==> flow/design.v <==
module fifo #(parameter WIDTH = 592, DEPTH = 4) (
    input  logic                 clk,
    input  logic                 rst_n,
    input  logic                 pop,
    input  logic                 push,
    input  logic [WIDTH-1:0]     write_data,
    output logic [WIDTH-1:0]     read_data,
    output logic                 fifo_full,
    output logic                 fifo_empty
);
    logic [WIDTH-1:0] buffer [0:DEPTH-1];
    logic [$clog2(DEPTH)-1:0] read_pointer, write_pointer;
    logic [$clog2(DEPTH):0]   count;
    assign fifo_empty = (count == 0);
    assign fifo_full  = (count == DEPTH);
    assign read_data = buffer[read_pointer];
    always_ff @(posedge clk or negedge rst_n) begin
        if (!rst_n)
            count <= 0;
        else if (push && !fifo_full && !(pop && !fifo_empty))
            count <= count + 1;
        else if (pop && !fifo_empty && !(push && !fifo_full))
            count <= count - 1;
    end
    always_ff @(posedge clk or negedge rst_n) begin
        if (!rst_n) begin
            write_pointer <= 0;
            for (int k = 0; k < DEPTH; k++)
                buffer[k] <= 0;
        end 
        else if (push && !fifo_full) begin
            buffer[write_pointer] <= write_data;
            if (write_pointer == DEPTH-1)
                write_pointer <= 0;          
            else
                write_pointer <= write_pointer + 1;
        end
    end
    always_ff @(posedge clk or negedge rst_n) begin
        if (!rst_n) begin
            read_pointer <= 0;
        end
        else if (pop && !fifo_empty) begin
            if (read_pointer == DEPTH-1)
                read_pointer <= 0;           
            else
                read_pointer <= read_pointer + 1;
        end
    end
endmodule
module header_parser (
	input  logic         clk,
	input  logic         rst_n,
	input  logic         beat_valid,    
	input  logic [7:0]   beat_data,
	input  logic         beat_last,     
	output logic         meta_valid,    
	output logic [367:0] metadata
	);
localparam HDR_BYTES = 48;
logic [7:0]  hdr [0:HDR_BYTES-1];
logic [15:0] byte_cnt;                      
always_ff @(posedge clk or negedge rst_n) begin
	if (!rst_n) begin
		byte_cnt <= 0;
		for (int k = 0; k < HDR_BYTES; k++)
			hdr[k] <= 0;
	end
	else if (beat_valid) begin
		if (beat_last) begin
			byte_cnt <= 0;
			for (int k = 0; k < HDR_BYTES; k++)
				hdr[k] <= 0;
		end
		else begin
			for (int k = 0; k < HDR_BYTES; k++)
				if (byte_cnt == k)
					hdr[k] <= beat_data;
			if (byte_cnt != 16'hFFFF)
				byte_cnt <= byte_cnt + 1;
		end
	end
end
logic [7:0] h [0:HDR_BYTES-1];
genvar i;
generate
	for (i = 0; i < HDR_BYTES; i++) begin : BYPASS
		assign h[i] = (beat_valid && byte_cnt == i) ? beat_data : hdr[i];
	end
endgenerate
logic [47:0]  dest_mac, src_mac;
logic [15:0]  eth_type, total_length;
logic [3:0]   version, ihl;
logic [7:0]   protocol;
logic [31:0]  src_ip, dest_ip;
logic [111:0] payload;
logic [15:0]  pkt_bytes;
logic [15:0]  csum;
logic [15:0]  flags;
assign dest_mac     = {h[0], h[1], h[2], h[3], h[4], h[5]};
assign src_mac      = {h[6], h[7], h[8], h[9], h[10], h[11]};
assign eth_type     = {h[12], h[13]};
assign version      = h[14][7:4];
assign ihl          = h[14][3:0];
assign total_length = {h[16], h[17]};
assign protocol     = h[23];
assign src_ip       = {h[26], h[27], h[28], h[29]};
assign dest_ip      = {h[30], h[31], h[32], h[33]};
generate
	for (i = 0; i < 14; i++) begin : PAY
		assign payload[8*i +: 8] = h[34+i];
	end
endgenerate
assign pkt_bytes = (byte_cnt == 16'hFFFF) ? 16'hFFFF : byte_cnt + 16'd1;
logic [19:0] word_sum;
logic [16:0] fold1;
always_comb begin
	word_sum = 0;
	for (int w = 0; w < 10; w++)
		word_sum = word_sum + {4'b0, h[14+2*w], h[15+2*w]};
end
assign fold1 = {1'b0, word_sum[15:0]} + {13'b0, word_sum[19:16]};
assign csum  = fold1[15:0] + {15'b0, fold1[16]};
logic is_ipv4, is_ipv6, is_short, csum_ok, len_ok;
assign is_ipv4  = (eth_type == 16'h0800);
assign is_ipv6  = (eth_type == 16'h86DD);
assign is_short = (pkt_bytes < HDR_BYTES);
assign csum_ok  = is_ipv4 && (version == 4'd4) && (ihl == 4'd5) && (csum == 16'hFFFF);
assign len_ok   = is_ipv4 && ({1'b0, total_length} + 17'd14 == {1'b0, pkt_bytes});
assign flags    = {11'b0, len_ok, csum_ok, is_short, is_ipv6, is_ipv4};
assign meta_valid = beat_valid && beat_last;
assign metadata   = {flags, csum, pkt_bytes, payload, dest_ip, src_ip,
                     protocol, total_length, version, ihl, eth_type,
                     src_mac, dest_mac};
endmodule
module packet_parser (
	input  logic         clk,
	input  logic         rst_n,       
	input  logic         s_tvalid,
	input  logic [7:0]   s_tdata,
	input  logic         s_tlast,
	output logic         s_tready,
	output logic         m_tvalid,
	input  logic         m_tready,
	output logic [367:0] m_tdata
	);
localparam METADATA_WIDTH = 368;
logic                      fifo_full, fifo_empty;
logic                      push;
logic [METADATA_WIDTH-1:0] write_data;
assign s_tready = !fifo_full;
header_parser parser (
	.clk        (clk),
	.rst_n      (rst_n),
	.beat_valid (s_tvalid && s_tready),
	.beat_data  (s_tdata),
	.beat_last  (s_tlast),
	.meta_valid (push),
	.metadata   (write_data)
);
fifo #(.WIDTH(METADATA_WIDTH), .DEPTH(4)) meta_fifo (
	.clk        (clk),
	.rst_n      (rst_n),
	.pop        (m_tready),
	.push       (push),
	.write_data (write_data),
	.read_data  (m_tdata),
	.fifo_full  (fifo_full),
	.fifo_empty (fifo_empty)
);
assign m_tvalid = !fifo_empty;
endmodule
# Reports on packet_parser

The steps from the RTL of packet_parser to its reports follow in flow order.
Line numbers count from 1 in the design file above.
Operators: Yosys type, input widths -> output width; for muxes data width and select width s.
Library cell names are shortened.
The mark - stands for no value.

Top module: packet_parser
Clock port: clk
Library: sky130hd
Timing corner: tt_025C_1v80

# Elaborated design

Yosys after proc, flatten, opt, wreduce and memory -nomap, before mapping. Print and check cells are not counted.

Bits in registers: 1835
Bits in latches: 0
Bits in writable memories: 0
Bits in read-only memories: 0
Clocked read ports x word width: 0
Memories kept: 0
Input port bits: 13
Word-level cells: 458

$add $sub $neg: 18
Multipliers: 0
Div/mod/pow operators: 0
$lt $le $gt $ge: 1
Equal/unequal tests: 62
Shift-type cells: 0
Muxes and demuxes: 152
Bitwise logic cells: 0
Reductions and logical operators: 169

Operator list:

| operator              | number |
| $pmux 368 s4          | 1 |
| $mux 8                | 144 |
| $eq 16x5->1 const B   | 16 |
| $eq 16x6->1 const B   | 16 |
| $add 20x16->20        | 8 |
| $eq 16x4->1 const B   | 8 |
| $reduce_and 2->1      | 53 |
| $reduce_bool 2->1     | 50 |
| $eq 16x3->1 const B   | 4 |
| $logic_and 1x1->1     | 58 |
| $eq 16x16->1 const B  | 3 |
| $mux 16               | 3 |
| $add 16x1->16 const B | 2 |
| $eq 16x2->1 const B   | 2 |
| $add 16x16->17        | 1 |
| $add 16x4->17         | 1 |
| $add 16x4->17 const B | 1 |
| $eq 17x16->1          | 1 |
| $add 16x1->16         | 1 |
| $eq 16x1->1 const B   | 1 |
| $eq 16x12->1 const B  | 1 |
| $ne 16x16->1 const B  | 1 |
| $lt 16x6->1 const B   | 1 |
| $logic_not 16->1      | 1 |
| $eq 2x2->1 const B    | 4 |
| $eq 4x3->1 const B    | 2 |
| $mux 3                | 2 |
| $logic_not 1->1       | 4 |

Not listed: further kinds 8, cells in them 12.

# Depth

Longest topological path by Yosys (ltp), each cell counted once; first at word level (registers and memories cut), then after technology mapping (sequential cells cut; the memories' decode and read muxes count).

Depth in word-level cells: 18
ABC_AREA: 0
Depth in mapped cells: 54
Depth with buffers taken out: 52

# Netlist

Source: synth_stat.txt of the flow (Yosys; design flattened, memories mapped). It holds for the ABC_AREA given above (unset counts as 0); a run with the other value may have another netlist.
The area totals of this step are shown rounded.

Cell types:

| type     | number | area in all (µm²) |
| dfrtp_1  | 1835   | 4.59E+04 |
| mux2i_1  | 736    | 7.37E+03 |
| o21ai_0  | 1428   | 7.15E+03 |
| nand2_1  | 1497   | 5.62E+03 |
| a222oi_1 | 357    | 3.57E+03 |
| fa_1     | 114    | 2.28E+03 |
| clkbuf_1 | 596    | 2.24E+03 |
| inv_1    | 519    | 1.95E+03 |
| o22a_1   | 220    | 1.93E+03 |
| nor2_1   | 297    | 1.11E+03 |
| a21oi_1  | 190    | 950.912 |
| ha_1     | 55     | 688.16 |
| xnor2_1  | 64     | 560.538 |
| mux2_2   | 49     | 551.779 |
| nand3_1  | 43     | 215.206 |
| xor2_1   | 23     | 201.443 |
| a21o_1   | 22     | 165.158 |
| nor3_1   | 31     | 155.149 |

Not listed: further types 67, cells in them 299.

Cells in the netlist: 8375
Synthesis area: 84700 µm²
Flip-flops: 1835
Buffers: 658

By module: a second synthesis without flattening, with its own total; a netlist apart from the flattened one above.

Cells (unflattened synthesis): 7483
Area total of the unflattened synthesis: 90300 µm²

Each row is one instance without its submodules.

By module:

| module        | times used | cells | area (µm²) | sequential area (µm²) |
| fifo          | 1          | 4868  | 64600      | 37000 |
| header_parser | 1          | 2612  | 25700      | 10000 |
| packet_parser | 1          | 3     | 13.8       | 0.0 |

# Worst setup path after synthesis

Source: OpenSTA report_checks on the synthesized netlist (no wires, ideal clock, input and output delay 20% of the period each), path of least setup slack; recovery checks are left aside. Register names are those of the netlist, which keeps one name where synthesis merged equal registers.

Path kind: in2reg
Start: in s_tvalid
End: reg meta_fifo.buffer[1][355]
Period: 13.5 ns
Input delay: 2.700 ns
Library setup time: 0.077 ns
Time at the first pin: 2.700 ns
Data arrival time: 13.941 ns
Required time: 13.423 ns
Setup slack: -0.518 ns
Delay of the path: 11.318 ns
Stages on the path: 48
Synthesis period reached: 14.018 ns

"delay of the path" is the arrival time less input delay plus setup time.
"stages on the path" counts driving pins, that of a launching flip-flop among them; a cell with two outputs on the path counts twice.
"synthesis period reached" = period - worst setup slack (recovery checks aside). The figure is calculated, with input and output delays left at 20% of the set period.
Between the ends stands the longest chain of elaborated cells between them, by number of cells; it is not shown to be the way that was timed. Of several equally long chains one is given.
A line is the first line of the expression or statement that the cell stems from. Yosys adds cells for indexed reads and writes and turns some case tables into memories.

Cell sequence: nand4_1 -> nor3_1 -> clkbuf_1 -> mux2i_1 -> fa_1 -> inv_1 -> a21o_1 -> maj3_1 -> o22ai_1 -> o31ai_1 -> a21oi_1 -> o21bai_1 -> a21o_1 -> a21oi_1 -> xor2_1 -> fa_1 -> fa_1 -> fa_1 -> [... 12 more ...] -> nor2_1 -> ha_1 -> a21oi_1 -> a21o_1 -> or4_1 -> clkbuf_1 -> nor4_1 -> ha_1 -> ha_1 -> o211ai_1 -> nor2_1 -> xnor2_1 -> or4_1 -> or4b_1 -> nor4b_1 -> and4_1 -> nand4b_2 -> o21ai_1
Length of the longest elaborated chain: 16

RTL lines, path after synthesis:

| what               | RTL line | text |
| start: declaration | 139      | `input logic s_tvalid,` |
| $logic_and 1x1->1  | 155      | `.beat_valid (s_tvalid && s_tready),` |
| $logic_and 1x1->1  | 88       | `assign h[i] = (beat_valid && byte_cnt == i) ? beat_data : hdr[i];` |
| $mux 8             | 88       |  |
| $add 16x16->17     | 120      | `word_sum = word_sum + {4'b0, h[14+2*w], h[15+2*w]};` |
| $add 20x16->20 x8  | 120      |  |
| $add 16x4->17      | 122      | `assign fold1 = {1'b0, word_sum[15:0]} + {13'b0, word_sum[19:16]};` |
| $add 16x1->16      | 123      | `assign csum  = fold1[15:0] + {15'b0, fold1[16]};` |
| $eq 16x16->1       | 128      | `assign csum_ok  = is_ipv4 && (version == 4'd4) && (ihl == 4'd5) && (csum == 16'hFFFF);` |
| $logic_and 1x1->1  | 128      |  |
| end: assignment    | 29       | `buffer[k] <= 0;` |
| end: assignment    | 32       | `buffer[write_pointer] <= write_data;` |
| end: declaration   | 11       | `logic [WIDTH-1:0] buffer [0:DEPTH-1];` |

# Path in the finished layout

Path of least setup slack in the final report of entry A (OpenROAD, finished layout, wires in). Where an end is a register, its clock arrival counts in the times.

Path kind: in2reg
Start: in s_tvalid
End: reg meta_fifo.buffer[0][355]
Period: 13.5 ns
Input delay: 2.70 ns
Library setup time: 0.04 ns
Time at the first pin: 2.70 ns
Data arrival time: 13.79 ns
Required time: 14.28 ns
Setup slack: 0.50 ns
Stages on the path: 47

Between the ends stands the longest chain of elaborated cells between them, by number of cells; it is not shown to be the way that was timed. Of several equally long chains one is given.

Cell sequence: dlymetal6s2s_1 -> nand4_1 -> buf_4 -> or3_4 -> mux2i_2 -> inv_1 -> ha_1 -> buf_4 -> a21o_1 -> maj3_1 -> a22oi_2 -> o2111ai_2 -> a41oi_2 -> buf_4 -> xnor2_2 -> fa_1 -> fa_1 -> fa_1 -> [... 11 more ...] -> inv_1 -> a21oi_1 -> nor2_1 -> ha_1 -> a21oi_2 -> a21o_1 -> or4_4 -> nor4_4 -> ha_2 -> ha_4 -> xnor2_1 -> or3_1 -> or4_4 -> or4b_4 -> nor4b_4 -> and4_4 -> nand4b_4 -> o21ai_2
Length of the longest elaborated chain: 16

RTL lines, path after layout:

| what               | RTL line | text |
| start: declaration | 139      | `input logic s_tvalid,` |
| $logic_and 1x1->1  | 155      | `.beat_valid (s_tvalid && s_tready),` |
| $logic_and 1x1->1  | 88       | `assign h[i] = (beat_valid && byte_cnt == i) ? beat_data : hdr[i];` |
| $mux 8             | 88       |  |
| $add 16x16->17     | 120      | `word_sum = word_sum + {4'b0, h[14+2*w], h[15+2*w]};` |
| $add 20x16->20 x8  | 120      |  |
| $add 16x4->17      | 122      | `assign fold1 = {1'b0, word_sum[15:0]} + {13'b0, word_sum[19:16]};` |
| $add 16x1->16      | 123      | `assign csum  = fold1[15:0] + {15'b0, fold1[16]};` |
| $eq 16x16->1       | 128      | `assign csum_ok  = is_ipv4 && (version == 4'd4) && (ihl == 4'd5) && (csum == 16'hFFFF);` |
| $logic_and 1x1->1  | 128      |  |
| end: assignment    | 29       | `buffer[k] <= 0;` |
| end: assignment    | 32       | `buffer[write_pointer] <= write_data;` |
| end: declaration   | 11       | `logic [WIDTH-1:0] buffer [0:DEPTH-1];` |

Some nets on the timed path still bear RTL names; the line given drives or declares the net.

Named nets, after layout:

| net                       | RTL line |
| meta_fifo.write_data[122] | 88 |

Ticket comment

4 stored runs of packet_parser in the flow (synthesis by Yosys, layout by OpenROAD, sky130hd cells), in arbitrary order. Constraints: input delay and output delay 20% of the set period each, output load 0.01 pF.
"reached clock period" means the clock period less the worst setup slack. The figure is calculated, with input and output delays left at 20% of the set period.
By "power consumption" is meant OpenSTA's value without simulated activity: inputs other than the clock are taken to toggle once in ten clock periods, and the tool carries that through the logic.
Results are given in rounded form.
Among the settings, . means not set for that run.

| name                                  | entry A | entry B | entry C | entry D |
| CAP_MARGIN                            | 40      | 40      | 40      | 20      |
| CORE_UTILIZATION                      | 40      | 61      | 40      | 52      |
| CTS_CLUSTER_DIAMETER                  | 390     | .       | 97      | 195     |
| CTS_CLUSTER_SIZE                      | 96      | 55      | 26      | 47      |
| PLACE_DENSITY                         | 0.6     | .       | 0.6     | 0.87    |
| SLEW_MARGIN                           | 25      | 20      | 25      | 30      |
| TNS_END_PERCENT                       | 95      | .       | 50      | 10      |
| period_ns                             | 13.5    | 19.4    | 13.5    | 8.1     |
| CORE_MARGIN                           | 2       | 2       | 5       | 9       |
| CELL_PAD_IN_SITES_GLOBAL_PLACEMENT    | .       | 0       | .       | 0       |
| CORE_ASPECT_RATIO                     | .       | 1.37    | .       | .       |
| GPL_ROUTABILITY_DRIVEN                | .       | 0       | 1       | 0       |
| SETUP_SLACK_MARGIN                    | .       | 1.71    | .       | 2.08    |
| ABC_AREA                              | .       | .       | 1       | 1       |
| MAX_ROUTING_LAYER                     | .       | .       | met4    | met5    |
| GPL_TIMING_DRIVEN                     | .       | .       | .       | 1       |
| HOLD_SLACK_MARGIN                     | .       | .       | .       | 0.28    |
| synthesis area (µm²)                  | 84700   | 84700   | 86900   | 86900   |
| full die area (µm²)                   | 215000  | 142000  | 227000  | 182000  |
| std-cell area (final layout) (µm²)    | 94600   | 96700   | 97400   | 98200   |
| utilization after layout (%)          | 45.0    | 69.9    | 45.0    | 59.3    |
| setup slack of the critical path (ns) | 0.497   | 2.97    | 1.11    | -2.90   |
| total negative slack (ns)             | 0.000   | 0.000   | 0.000   | -151    |
| post-route worst hold slack (ns)      | 0.491   | 0.476   | 0.488   | 0.502   |
| power consumption (uW)                | 11100   | 9880    | 19100   | 30600   |
| reached clock period (ns)             | 13.003  | 16.426  | 12.394  | 11.002  |
